==> flow/design.v <==
module sdram_controller (
        input   clk,
        input   rst,
        output  sdram_cle,
        output  sdram_cs,
        output  sdram_cas,
        output  sdram_ras,
        output  sdram_we,
        output  sdram_dqm,
        output  [1:0]  sdram_ba,
        output  [12:0] sdram_a,
        input   [31:0] sdram_dqi,
        output  [31:0] sdram_dqo,
        input   [22:0] user_addr,    
        input   rw,                  
        input   [31:0] data_in,      
        output  [31:0] data_out,     
        output  busy,                
        input   in_valid,            
        output  out_valid            
    );
    localparam tCASL            = 13'd2;        
    localparam tPRE             = 13'd2;        
    localparam tACT             = 13'd2;        
    localparam tREF             = 13'd6;        
    localparam tRef_Counter     = 10'd750;     
    wire [22:0] addr;
    wire [12:0] Mapped_RA;
    wire [1:0]  Mapped_BA;
    wire [7:0]  Mapped_CA;
    reg        req_rw_q;
    reg [22:0] req_addr_q;
    reg [31:0] req_data_q;
    reg        start_q;
    wire        eff_rw   = start_q ? req_rw_q   : rw;
    wire [22:0] eff_addr = start_q ? req_addr_q : user_addr;
    wire [31:0] eff_data = start_q ? req_data_q : data_in;
    assign Mapped_RA = {eff_addr[22:10]};
    assign Mapped_BA = {eff_addr[9:8]};
    assign Mapped_CA = {eff_addr[7:0]};
    assign addr = {Mapped_RA, Mapped_BA, Mapped_CA};
    wire[22:0]next_input_addr;
    wire[22:0]next_addr;
    wire [12:0] next_Mapped_RA;
    wire [1:0]  next_Mapped_BA;
    wire [7:0]  next_Mapped_CA;
    assign next_input_addr = eff_addr + 8;  
    assign next_Mapped_RA = {next_input_addr[22:10]};
    assign next_Mapped_BA = {next_input_addr[9:8]};
    assign next_Mapped_CA = {next_input_addr[7:0]};
    assign next_addr = {next_Mapped_RA,next_Mapped_BA,next_Mapped_CA}; 
    reg [31:0] cache_d[0:1], cache_q[0:1];
    reg [22:0] cache_addr_d[0:1], cache_addr_q[0:1];
    reg [1:0]  cache_cnt_d[0:1], cache_cnt_q[0:1]; 
    reg [1:0]  cache_vld_d, cache_vld_q;
    localparam CMD_UNSELECTED    = 4'b1000;
    localparam CMD_NOP           = 4'b0111;
    localparam CMD_ACTIVE        = 4'b0011;
    localparam CMD_READ          = 4'b0101;
    localparam CMD_WRITE         = 4'b0100;
    localparam CMD_TERMINATE     = 4'b0110;
    localparam CMD_PRECHARGE     = 4'b0010;
    localparam CMD_REFRESH       = 4'b0001;
    localparam CMD_LOAD_MODE_REG = 4'b0000;
    localparam STATE_SIZE = 4;
    localparam INIT = 4'd0,
               WAIT = 4'd1,
               PRECHARGE_INIT = 4'd2,
               REFRESH_INIT_1 = 4'd3,
               REFRESH_INIT_2 = 4'd4,
               LOAD_MODE_REG = 4'd5,
               IDLE = 4'd6,
               REFRESH = 4'd7,
               ACTIVATE = 4'd8,
               READ = 4'd9,
               READ_RES = 4'd10,
               WRITE = 4'd11,
               PRECHARGE = 4'd12;
    reg cle_d, cle_q;
    reg dqm_q, dqm_d;
    reg [3:0] cmd_d, cmd_q;
    reg [1:0] ba_d, ba_q;
    reg [12:0] a_d, a_q;
    reg [31:0] dq_d, dq_q;
    reg [31:0] dqi_d, dqi_q;
    reg dq_en_d, dq_en_q;
    assign sdram_cle = cle_q;
    assign sdram_cs = cmd_q[3];
    assign sdram_ras = cmd_q[2];
    assign sdram_cas = cmd_q[1];
    assign sdram_we = cmd_q[0];
    assign sdram_dqm = dqm_q;
    assign sdram_ba = ba_q;
    assign sdram_a = a_q;
    assign sdram_dqo = dq_en_q ? dq_q : 32'h00000000;
    reg [STATE_SIZE-1:0] state_d, state_q;
    reg [STATE_SIZE-1:0] next_state_d, next_state_q;
    reg [22:0] addr_d, addr_q;
    reg [31:0] data_d, data_q;
    reg out_valid_d, out_valid_q;
    reg [15:0] delay_ctr_d, delay_ctr_q;
    reg [9:0] refresh_ctr_d, refresh_ctr_q;
    reg refresh_flag_d, refresh_flag_q;
    reg ready_d, ready_q;
    reg start_d;
    reg rw_op_d, rw_op_q;
    reg [3:0] row_open_d, row_open_q;
    reg [12:0] row_addr_d[3:0], row_addr_q[3:0];
    reg [2:0] precharge_bank_d, precharge_bank_q;
    integer i;
    assign data_out = data_q;
    assign busy = !ready_q;
    assign out_valid = out_valid_q;
    always @* begin
        dq_d = dq_q;
        dqi_d = sdram_dqi;
        dq_en_d = 1'b0;  
        cle_d = cle_q;
        cmd_d = CMD_NOP;  
        dqm_d = 1'b0;
        ba_d = 2'd0;
        a_d = 13'd0;
        state_d = state_q;
        next_state_d = next_state_q;
        delay_ctr_d = delay_ctr_q;
        addr_d = addr_q;
        data_d = data_q;
        out_valid_d = 1'b0;
        precharge_bank_d = precharge_bank_q;
        rw_op_d = rw_op_q;
        ready_d = ready_q;
        start_d = start_q;
        row_open_d = row_open_q;
        for (i = 0; i < 4; i = i + 1)
            row_addr_d[i] = row_addr_q[i];
        refresh_flag_d = refresh_flag_q;
        refresh_ctr_d = refresh_ctr_q + 1'b1;
        if (refresh_ctr_q > tRef_Counter) begin
            refresh_ctr_d = 10'd0;
            refresh_flag_d = 1'b1;
        end
        cache_d[0] = cache_q[0];
        cache_d[1] = cache_q[1];
        cache_addr_d[0] = cache_addr_q[0];
        cache_addr_d[1] = cache_addr_q[1];
        cache_cnt_d[0] = cache_cnt_q[0];
        cache_cnt_d[1] = cache_cnt_q[1];
        cache_vld_d = cache_vld_q;
        case(cache_cnt_q[0])
            0:begin
                cache_d[0] = sdram_dqi;
                cache_cnt_d[0] = 2'b11;
            end
            1:cache_cnt_d[0] = 2'b00;
            2:cache_cnt_d[0] = 2'b01;
        endcase
        case(cache_cnt_q[1])
            0:begin
                cache_d[1] = sdram_dqi;
                cache_cnt_d[1] = 2'b11;
            end
            1:cache_cnt_d[1] = 2'b00;
            2:cache_cnt_d[1] = 2'b01;
        endcase
        case (state_q)
            INIT: begin
                row_open_d = 4'b0;
                out_valid_d = 1'b0;
                a_d = {3'b000, 1'b0, 2'b00, 3'b010, 1'b0, 3'b010};  
                ba_d = 2'b0;
                cle_d = 1'b1;
                state_d = WAIT;
                delay_ctr_d = 16'd0;
                next_state_d = IDLE;
                refresh_flag_d = 1'b0;
                refresh_ctr_d = 10'b1;
                ready_d = 1'b0;
                dq_en_d = 1'b0;
            end
            WAIT: begin
                delay_ctr_d = delay_ctr_q - 1'b1;
                if (delay_ctr_q == 13'd0) begin
                    state_d = next_state_q;
                end
            end
            IDLE: begin
            	start_d = start_q;
                if (ready_q && in_valid) begin
                        start_d = 1'd1;
                end
                if (refresh_flag_q) begin  
                    ready_d = 1'b0;
                    state_d = PRECHARGE;
                    next_state_d = REFRESH;
                    precharge_bank_d = 3'b100;  
                    refresh_flag_d = 1'b0;  
                end 
                else if ((ready_q && in_valid) || start_q) begin  
                    start_d = 1'd0;
                    ready_d = 1'b0;  
                    rw_op_d = eff_rw;  
                    addr_d = addr;
                    if (eff_rw)  
                        data_d = eff_data;
                    if (row_open_q[addr[9:8]]) begin
                        if (row_addr_q[addr[9:8]] == addr[22:10]) begin  
                            if (eff_rw)
                                state_d = WRITE;
                            else begin
                                if (cache_vld_q[addr[2]] && cache_cnt_q[addr[2]] == 2'b11 && cache_addr_q[addr[2]] == addr[22:0]) begin  
                                    out_valid_d = 1'b1;
                                    data_d = cache_q[addr[2]];
                                    if(row_open_q[next_addr[9:8]] && row_addr_q[next_addr[9:8]] == next_addr[22:10]) begin
                                        cmd_d = CMD_READ;
                                        a_d = {2'b0, 1'b0, next_addr[7:0], 2'b0};
                                        ba_d = next_addr[9:8];
                                        cache_addr_d[next_addr[2]] = next_addr;
                                        cache_cnt_d[next_addr[2]] = 2;
                    cache_vld_d[next_addr[2]] = 1'b1;
                                    end
                                end
                                else begin                  
                                    state_d = READ;
                                end
                            end
                        end 
                        else begin  
                            state_d = PRECHARGE;  
                            precharge_bank_d = {1'b0, addr[9:8]};
                            next_state_d = ACTIVATE;  
                        end
                    end 
                    else begin  
                        state_d = ACTIVATE;  
                    end
                end
                else if (!ready_q) begin
                    ready_d = 1;
                end
            end
            REFRESH: begin
                cmd_d = CMD_REFRESH;
                state_d = WAIT;
                delay_ctr_d = tREF;
                next_state_d = IDLE;
            end
            ACTIVATE: begin
                cmd_d = CMD_ACTIVE;
                a_d = addr_q[22:10];
                ba_d = addr_q[9:8];
                delay_ctr_d = tACT;
                state_d = WAIT;
                if (rw_op_q)
                    next_state_d = WRITE;
                else
                    next_state_d = READ;
                row_open_d[addr_q[9:8]] = 1'b1;  
                row_addr_d[addr_q[9:8]] = addr_q[22:10];
            end
            READ: begin
                cmd_d = CMD_READ;
                a_d = {2'b0, 1'b0, addr_q[7:0], 2'b0};
                ba_d = addr_q[9:8];
                state_d = WAIT;
                delay_ctr_d = tCASL; 
                next_state_d = READ_RES;
            end
            READ_RES: begin
                data_d = dqi_q;  
                out_valid_d = 1'b1;
                state_d = IDLE;
                if (row_open_q[next_addr[9:8]] && row_addr_q[next_addr[9:8]] == next_addr[22:10]) begin
                    cmd_d = CMD_READ;
                    a_d = {2'b0, 1'b0, next_addr[7:0], 2'b0};  
                    ba_d = next_addr[9:8];
                    cache_addr_d[next_addr[2]] = next_addr;
                    cache_cnt_d[next_addr[2]] = 2;
                    cache_vld_d[next_addr[2]] = 1'b1;
            	end
            end
            WRITE: begin
                cmd_d = CMD_WRITE;
                dq_d = data_q;
                dq_en_d = 1'b1;  
                a_d = {2'b0, 1'b0, addr_q[7:0], 2'b00};
                ba_d = addr_q[9:8];
                for (i = 0; i < 2; i = i + 1) begin
                    if (cache_addr_q[i] == addr_q) begin
                        cache_d[i] = data_q;
                        cache_cnt_d[i] = 2'b11;
                    end
                end
                state_d = IDLE;
            end
            PRECHARGE: begin
                cmd_d = CMD_PRECHARGE;
                a_d[10] = precharge_bank_q[2];  
                ba_d = precharge_bank_q[1:0];
                state_d = WAIT;
                delay_ctr_d = tPRE;
                if (precharge_bank_q[2]) begin
                    row_open_d = 4'b0000;  
                end else begin
                    row_open_d[precharge_bank_q[1:0]] = 1'b0;  
                end
            end
            default: state_d = INIT;
        endcase
    end
    always @(posedge clk) begin
        if(rst) begin
            cle_q <= 1'b0;
            dq_en_q <= 1'b0;
            state_q <= INIT;
            ready_q <= 1'b0;
            start_q <= 1'b0;
            cache_q[0] <= 0;
            cache_addr_q[0] <= 0;
            cache_cnt_q[0] <= 2'b11;
            cache_q[1] <= 0;
            cache_addr_q[1] <= 0;
            cache_cnt_q[1] <= 2'b11;
            cache_vld_q <= 2'b00;
        end else begin
            cle_q <= cle_d;
            dq_en_q <= dq_en_d;
            state_q <= state_d;
            ready_q <= ready_d;
            start_q <= start_d;
            cache_q[0] <= cache_d[0];
            cache_addr_q[0] <= cache_addr_d[0];
            cache_cnt_q[0] <= cache_cnt_d[0];
            cache_q[1] <= cache_d[1];
            cache_addr_q[1] <= cache_addr_d[1];
            cache_cnt_q[1] <= cache_cnt_d[1];
            cache_vld_q <= cache_vld_d;
        end
        cmd_q <= cmd_d;
        dqm_q <= dqm_d;
        ba_q <= ba_d;
        a_q <= a_d;
        dq_q <= dq_d;
        dqi_q <= dqi_d;
        next_state_q <= next_state_d;
        refresh_flag_q <= refresh_flag_d;
        refresh_ctr_q <= refresh_ctr_d;
        data_q <= data_d;
        addr_q <= addr_d;
        out_valid_q <= out_valid_d;
        row_open_q <= row_open_d;
        for (i = 0; i < 4; i = i + 1)
            row_addr_q[i] <= row_addr_d[i];
        precharge_bank_q <= precharge_bank_d;
        rw_op_q <= rw_op_d;
        if (state_q == IDLE && ready_q && in_valid) begin
            req_rw_q <= rw;
            req_addr_q <= user_addr;
            req_data_q <= data_in;
        end
        delay_ctr_q <= delay_ctr_d;
    end
endmodule
[Reports on sdram_controller]
Tool output for the design above, in the order of the flow.
Lines are those of the file above, counted from 1.
Operators carry their Yosys type and port widths (W data, S select, Z words).
A cell with -- has no value.
Design
  top: sdram_controller
  clock input: clk
  library: sky130hd
  timing corner: tt_025C_1v80

[Word level]
Counts by Yosys on the flattened word-level netlist (proc, flatten, opt, wreduce). Print and check cells are left out. Cells with the same type and inputs are merged into one.
Word-level totals
  flip-flop bits (word level): 409
  output and inout port bits: 87
Cells by class
  reductions and logical operators: 41
  bitwise gates (word level): 16
  shift operators: 7
  mux-type cells: 171
  magnitude comparators: 1
  $add $sub $neg: 6
  eq/ne operators: 41
Operator list (count)
  $mux W23: 23
  $mux W32: 15
  $pmux W23 S2: 5
  $mux W13: 16
  $pmux W32 S2: 2
  $pmux W13 S4: 2
  $mux W2: 49
  $mux W10: 8
  $eq A23 B23 Y1: 3
  $pmux W16 S4: 1
  $pmux W10 S5: 1
  $mux W4: 12
  $eq A13 B13 Y1: 3
  $pmux W4 S4: 2
  $pmux W2 S3: 5
  $add A23 B4 Y23 const B: 1
  $pmux W3 S7: 1
  $eq A4 B4 Y1 const B: 5
  $eq A2 B2 Y1 const B: 9
  $reduce_or A3 Y1: 6
  $sub A16 B1 Y16 const B: 1
  $logic_not A16 Y1: 1
  $ne A2 B2 Y1 const B: 8
  $mux W1: 16
  $pmux W2 S2: 4
  $shift A1 B3 Y4 const A: 3
  $pmux W4 S3: 1
  $add A10 B1 Y10 const B: 1
Other operator kinds: 37; their cells: 79.

[Depth]
Longest topological path by Yosys (ltp), each cell counted once; first at word level (registers and memories cut), then after technology mapping (sequential cells cut; the memories' decode and read muxes count).
Logic depth
  depth after elaboration: 33
  ABC_AREA: 0
  gate-level depth with buffers: 20
  mapped depth without buffers: 12

[After synthesis]
The flow's flattened synthesis, as Yosys stat reports it; memories are mapped. The netlist is that of the ABC_AREA named above (0 if unset); the other value can give another one.
Synthesis totals
  mapped cells: 1778
  buffers: 97
  flip-flop cells: 408
  chip area (Yosys): 19473.7 um^2
Cell types
  sky130_fd_sc_hd__edfxtp_1: count 223, total area 6.7E+03 um^2
  sky130_fd_sc_hd__dfxtp_1: count 185, total area 3.7E+03 um^2
  sky130_fd_sc_hd__mux2i_1: count 208, total area 2.08E+03 um^2
  sky130_fd_sc_hd__xnor2_1: count 96, total area 840.806 um^2
  sky130_fd_sc_hd__nor2_1: count 207, total area 776.995 um^2
  sky130_fd_sc_hd__mux2_2: count 68, total area 765.734 um^2
  sky130_fd_sc_hd__a21oi_1: count 148, total area 740.71 um^2
  sky130_fd_sc_hd__nand2_1: count 131, total area 491.722 um^2
  sky130_fd_sc_hd__o21ai_0: count 60, total area 300.288 um^2
  sky130_fd_sc_hd__clkbuf_1: count 70, total area 262.752 um^2
  sky130_fd_sc_hd__xor2_1: count 30, total area 262.752 um^2
  sky130_fd_sc_hd__mux4_2: count 11, total area 247.738 um^2
  sky130_fd_sc_hd__and2_1: count 35, total area 218.96 um^2
  sky130_fd_sc_hd__inv_1: count 44, total area 165.158 um^2
  sky130_fd_sc_hd__nor4_1: count 25, total area 156.4 um^2
  sky130_fd_sc_hd__nand3_1: count 26, total area 130.125 um^2
  sky130_fd_sc_hd__nand4_1: count 18, total area 112.608 um^2
  sky130_fd_sc_hd__ha_1: count 8, total area 100.096 um^2
Not listed: further types 57, cells in them 185.

[Timing after synthesis]
OpenSTA on the mapped netlist: ideal clock, no wires. The path of least setup slack (recovery checks aside). Input and output delay are each 20% of the period. Register names are those of the netlist, which keeps one name where synthesis merged equal registers.
Timing after synthesis
  path type: flip-flop to flip-flop
  from: register start_q
  to: register cache_addr_q[1][21]
  path slack: -0.500 ns
  arrival time: 4.628 ns
  stages on the path: 20
  period: 4.2 ns
  delay of the path: 4.700 ns
  data required time: 4.128 ns
  path buffers: 7
  synthesis period reached: 4.7 ns
"delay of the path" = arrival - input delay + setup time.
"stages on the path" counts driving pins, that of a launching flip-flop among them; a cell with two outputs on the path counts twice.
"synthesis period reached" is the clock period less the worst setup slack; recovery checks do not enter. This is arithmetic on one report: input and output delays are still those of the set period (20% each).
On the way, after synthesis
  cell sequence: sky130_fd_sc_hd__dfxtp_1 > sky130_fd_sc_hd__buf_6 > sky130_fd_sc_hd__buf_6 > sky130_fd_sc_hd__buf_2 > sky130_fd_sc_hd__buf_2 > sky130_fd_sc_hd__buf_2 > sky130_fd_sc_hd__mux2i_1 > sky130_fd_sc_hd__inv_1 > sky130_fd_sc_hd__ha_1 > sky130_fd_sc_hd__nand4_1 > sky130_fd_sc_hd__a211oi_2 > sky130_fd_sc_hd__xnor2_2 > sky130_fd_sc_hd__mux4_2 > sky130_fd_sc_hd__xor2_1 > sky130_fd_sc_hd__or4b_4 > sky130_fd_sc_hd__nor3_4 > sky130_fd_sc_hd__and4_1 > sky130_fd_sc_hd__buf_6 > sky130_fd_sc_hd__buf_12 > sky130_fd_sc_hd__mux2i_1
  elaborated cells between the ends (all ways): 72
  those cells by class: 1 x add/sub; 18 x eq/ne; 3 x shift; 40 x mux; 2 x logic; 8 x reduce/logical
Ends and longest elaborated chain, after synthesis
  start, declared: RTL line 34  | reg        start_q;
  start, assigned: RTL line 316  | start_q <= 1'b0;
  start, assigned: RTL line 329  | start_q <= start_d;
  end, assigned: RTL line 321  | cache_addr_q[1] <= 0;
  end, assigned: RTL line 334  | cache_addr_q[1] <= cache_addr_d[1];
  end, declared: RTL line 53  | reg [22:0] cache_addr_d[0:1], cache_addr_q[0:1];
No chain of elaborated cells between the ends is given.

[Path in the finished layout]
Path of least setup slack in the final report of run 1 (OpenROAD, finished layout, wires in). Where an end is a register, its clock arrival counts in the times.
Timing after layout
  path type: input port to flip-flop
  from: input user_addr[5]
  to: register cache_addr_q[1][13]
  path slack: 0.11 ns
  stages on the path: 12
  period: 4.2 ns
  input delay: 0.84 ns
  arrival time: 4.59 ns
  data required time: 4.70 ns
  path buffers: 3
The rows between start and end are the longest chain of elaborated cells between them; the timing report does not say that the signal goes this way. Where chains are equally long, one stands for them.
A line is the first line of the expression or statement that the cell stems from. Yosys adds cells for indexed reads and writes and turns some case tables into memories.
On the way, after layout
  cell sequence: sky130_fd_sc_hd__clkdlybuf4s50_1 > sky130_fd_sc_hd__nand4b_1 > sky130_fd_sc_hd__a222oi_1 > sky130_fd_sc_hd__buf_4 > sky130_fd_sc_hd__nand4_1 > sky130_fd_sc_hd__xnor2_1 > sky130_fd_sc_hd__xor2_2 > sky130_fd_sc_hd__or4b_4 > sky130_fd_sc_hd__nor3_4 > sky130_fd_sc_hd__and4_4 > sky130_fd_sc_hd__clkbuf_16 > sky130_fd_sc_hd__mux2i_1
  length of the longest elaborated chain: 21
  elaborated cells between the ends (all ways): 36
  those cells by class: 1 x add/sub; 9 x eq/ne; 1 x shift; 20 x mux; 5 x reduce/logical
Ends and longest elaborated chain, after layout
  start, declared: RTL line 14  | input   [22:0] user_addr,
  $mux W23: RTL line 36  | wire [22:0] eff_addr = start_q ? req_addr_q : user_addr;
  $add A23 B4 Y23: RTL line 47  | assign next_input_addr = eff_addr + 8;
  $eq A2 B2 Y1: RTL line 213  | if(row_open_q[next_addr[9:8]] && row_addr_q[next_addr[9:8]] == next_addr[22:10]) begin
  $pmux W13 S4: RTL line 213
  $mux W13: RTL line 210  | if (cache_vld_q[addr[2]] && cache_cnt_q[addr[2]] == 2'b11 && cache_addr_q[addr[2]] == addr[22:0]) begin
  $mux W13: RTL line 207  | if (eff_rw)
  $mux W13: RTL line 206  | if (row_addr_q[addr[9:8]] == addr[22:10]) begin
  [7 not listed]
  $mux W23: RTL line 210
  $mux W23: RTL line 207
  $mux W23: RTL line 206
  $mux W23: RTL line 205  | if (row_open_q[addr[9:8]]) begin
  $mux W23: RTL line 198  | else if ((ready_q && in_valid) || start_q) begin
  $mux W23: RTL line 191  | if (refresh_flag_q) begin
  $pmux W23 S2: RTL line 165  | case (state_q)
  end, assigned: RTL line 321  | cache_addr_q[1] <= 0;
  end, assigned: RTL line 334  | cache_addr_q[1] <= cache_addr_d[1];
  end, declared: RTL line 53  | reg [22:0] cache_addr_d[0:1], cache_addr_q[0:1];

Add stored flow runs of sdram_controller

sdram_controller through Yosys and OpenROAD on sky130hd: 3 stored runs, unordered, with their settings and measured results. The constraints put input and output delay at 20% of the set period each and load the outputs with 0.01 pF.
"finish__power__total": no workload was simulated; the value follows from the tool's default switching activity.

settings of run 1
{
  "period_ns": 4.2,
  "CAP_MARGIN": 20,
  "CORE_MARGIN": 2,
  "CORE_UTILIZATION": 40,
  "SLEW_MARGIN": 20
}
report of run 1
yosys chip area after synthesis (um^2): 19473.7
finish__design__die__area: 50465.4
finish__design__instance__utilization: 0.5092
finish__timing__setup__ws: 0.111
finish__timing__setup__tns: 0.000
finish__timing__hold__ws: 0.476
finish__power__total: 1.004e-02

settings of run 2
{
  "CORE_UTILIZATION": 63,
  "period_ns": 4.17,
  "CAP_MARGIN": 20,
  "CORE_MARGIN": 2,
  "SLEW_MARGIN": 20
}
report of run 2
yosys chip area after synthesis (um^2): 19473.7
finish__design__die__area: 32333.4
finish__design__instance__utilization: 0.7863
finish__timing__setup__ws: 0.139
finish__timing__setup__tns: 0.000
finish__timing__hold__ws: 0.475
finish__power__total: 9.675e-03

settings of run 3
{
  "SETUP_SLACK_MARGIN": 1.06,
  "period_ns": 4.17,
  "CAP_MARGIN": 20,
  "CORE_MARGIN": 2,
  "CORE_UTILIZATION": 40,
  "SLEW_MARGIN": 20
}
report of run 3
yosys chip area after synthesis (um^2): 19473.7
finish__design__die__area: 50465.4
finish__design__instance__utilization: 0.5322
finish__timing__setup__ws: 0.358
finish__timing__setup__tns: 0.000
finish__timing__hold__ws: 0.468
finish__power__total: 1.006e-02
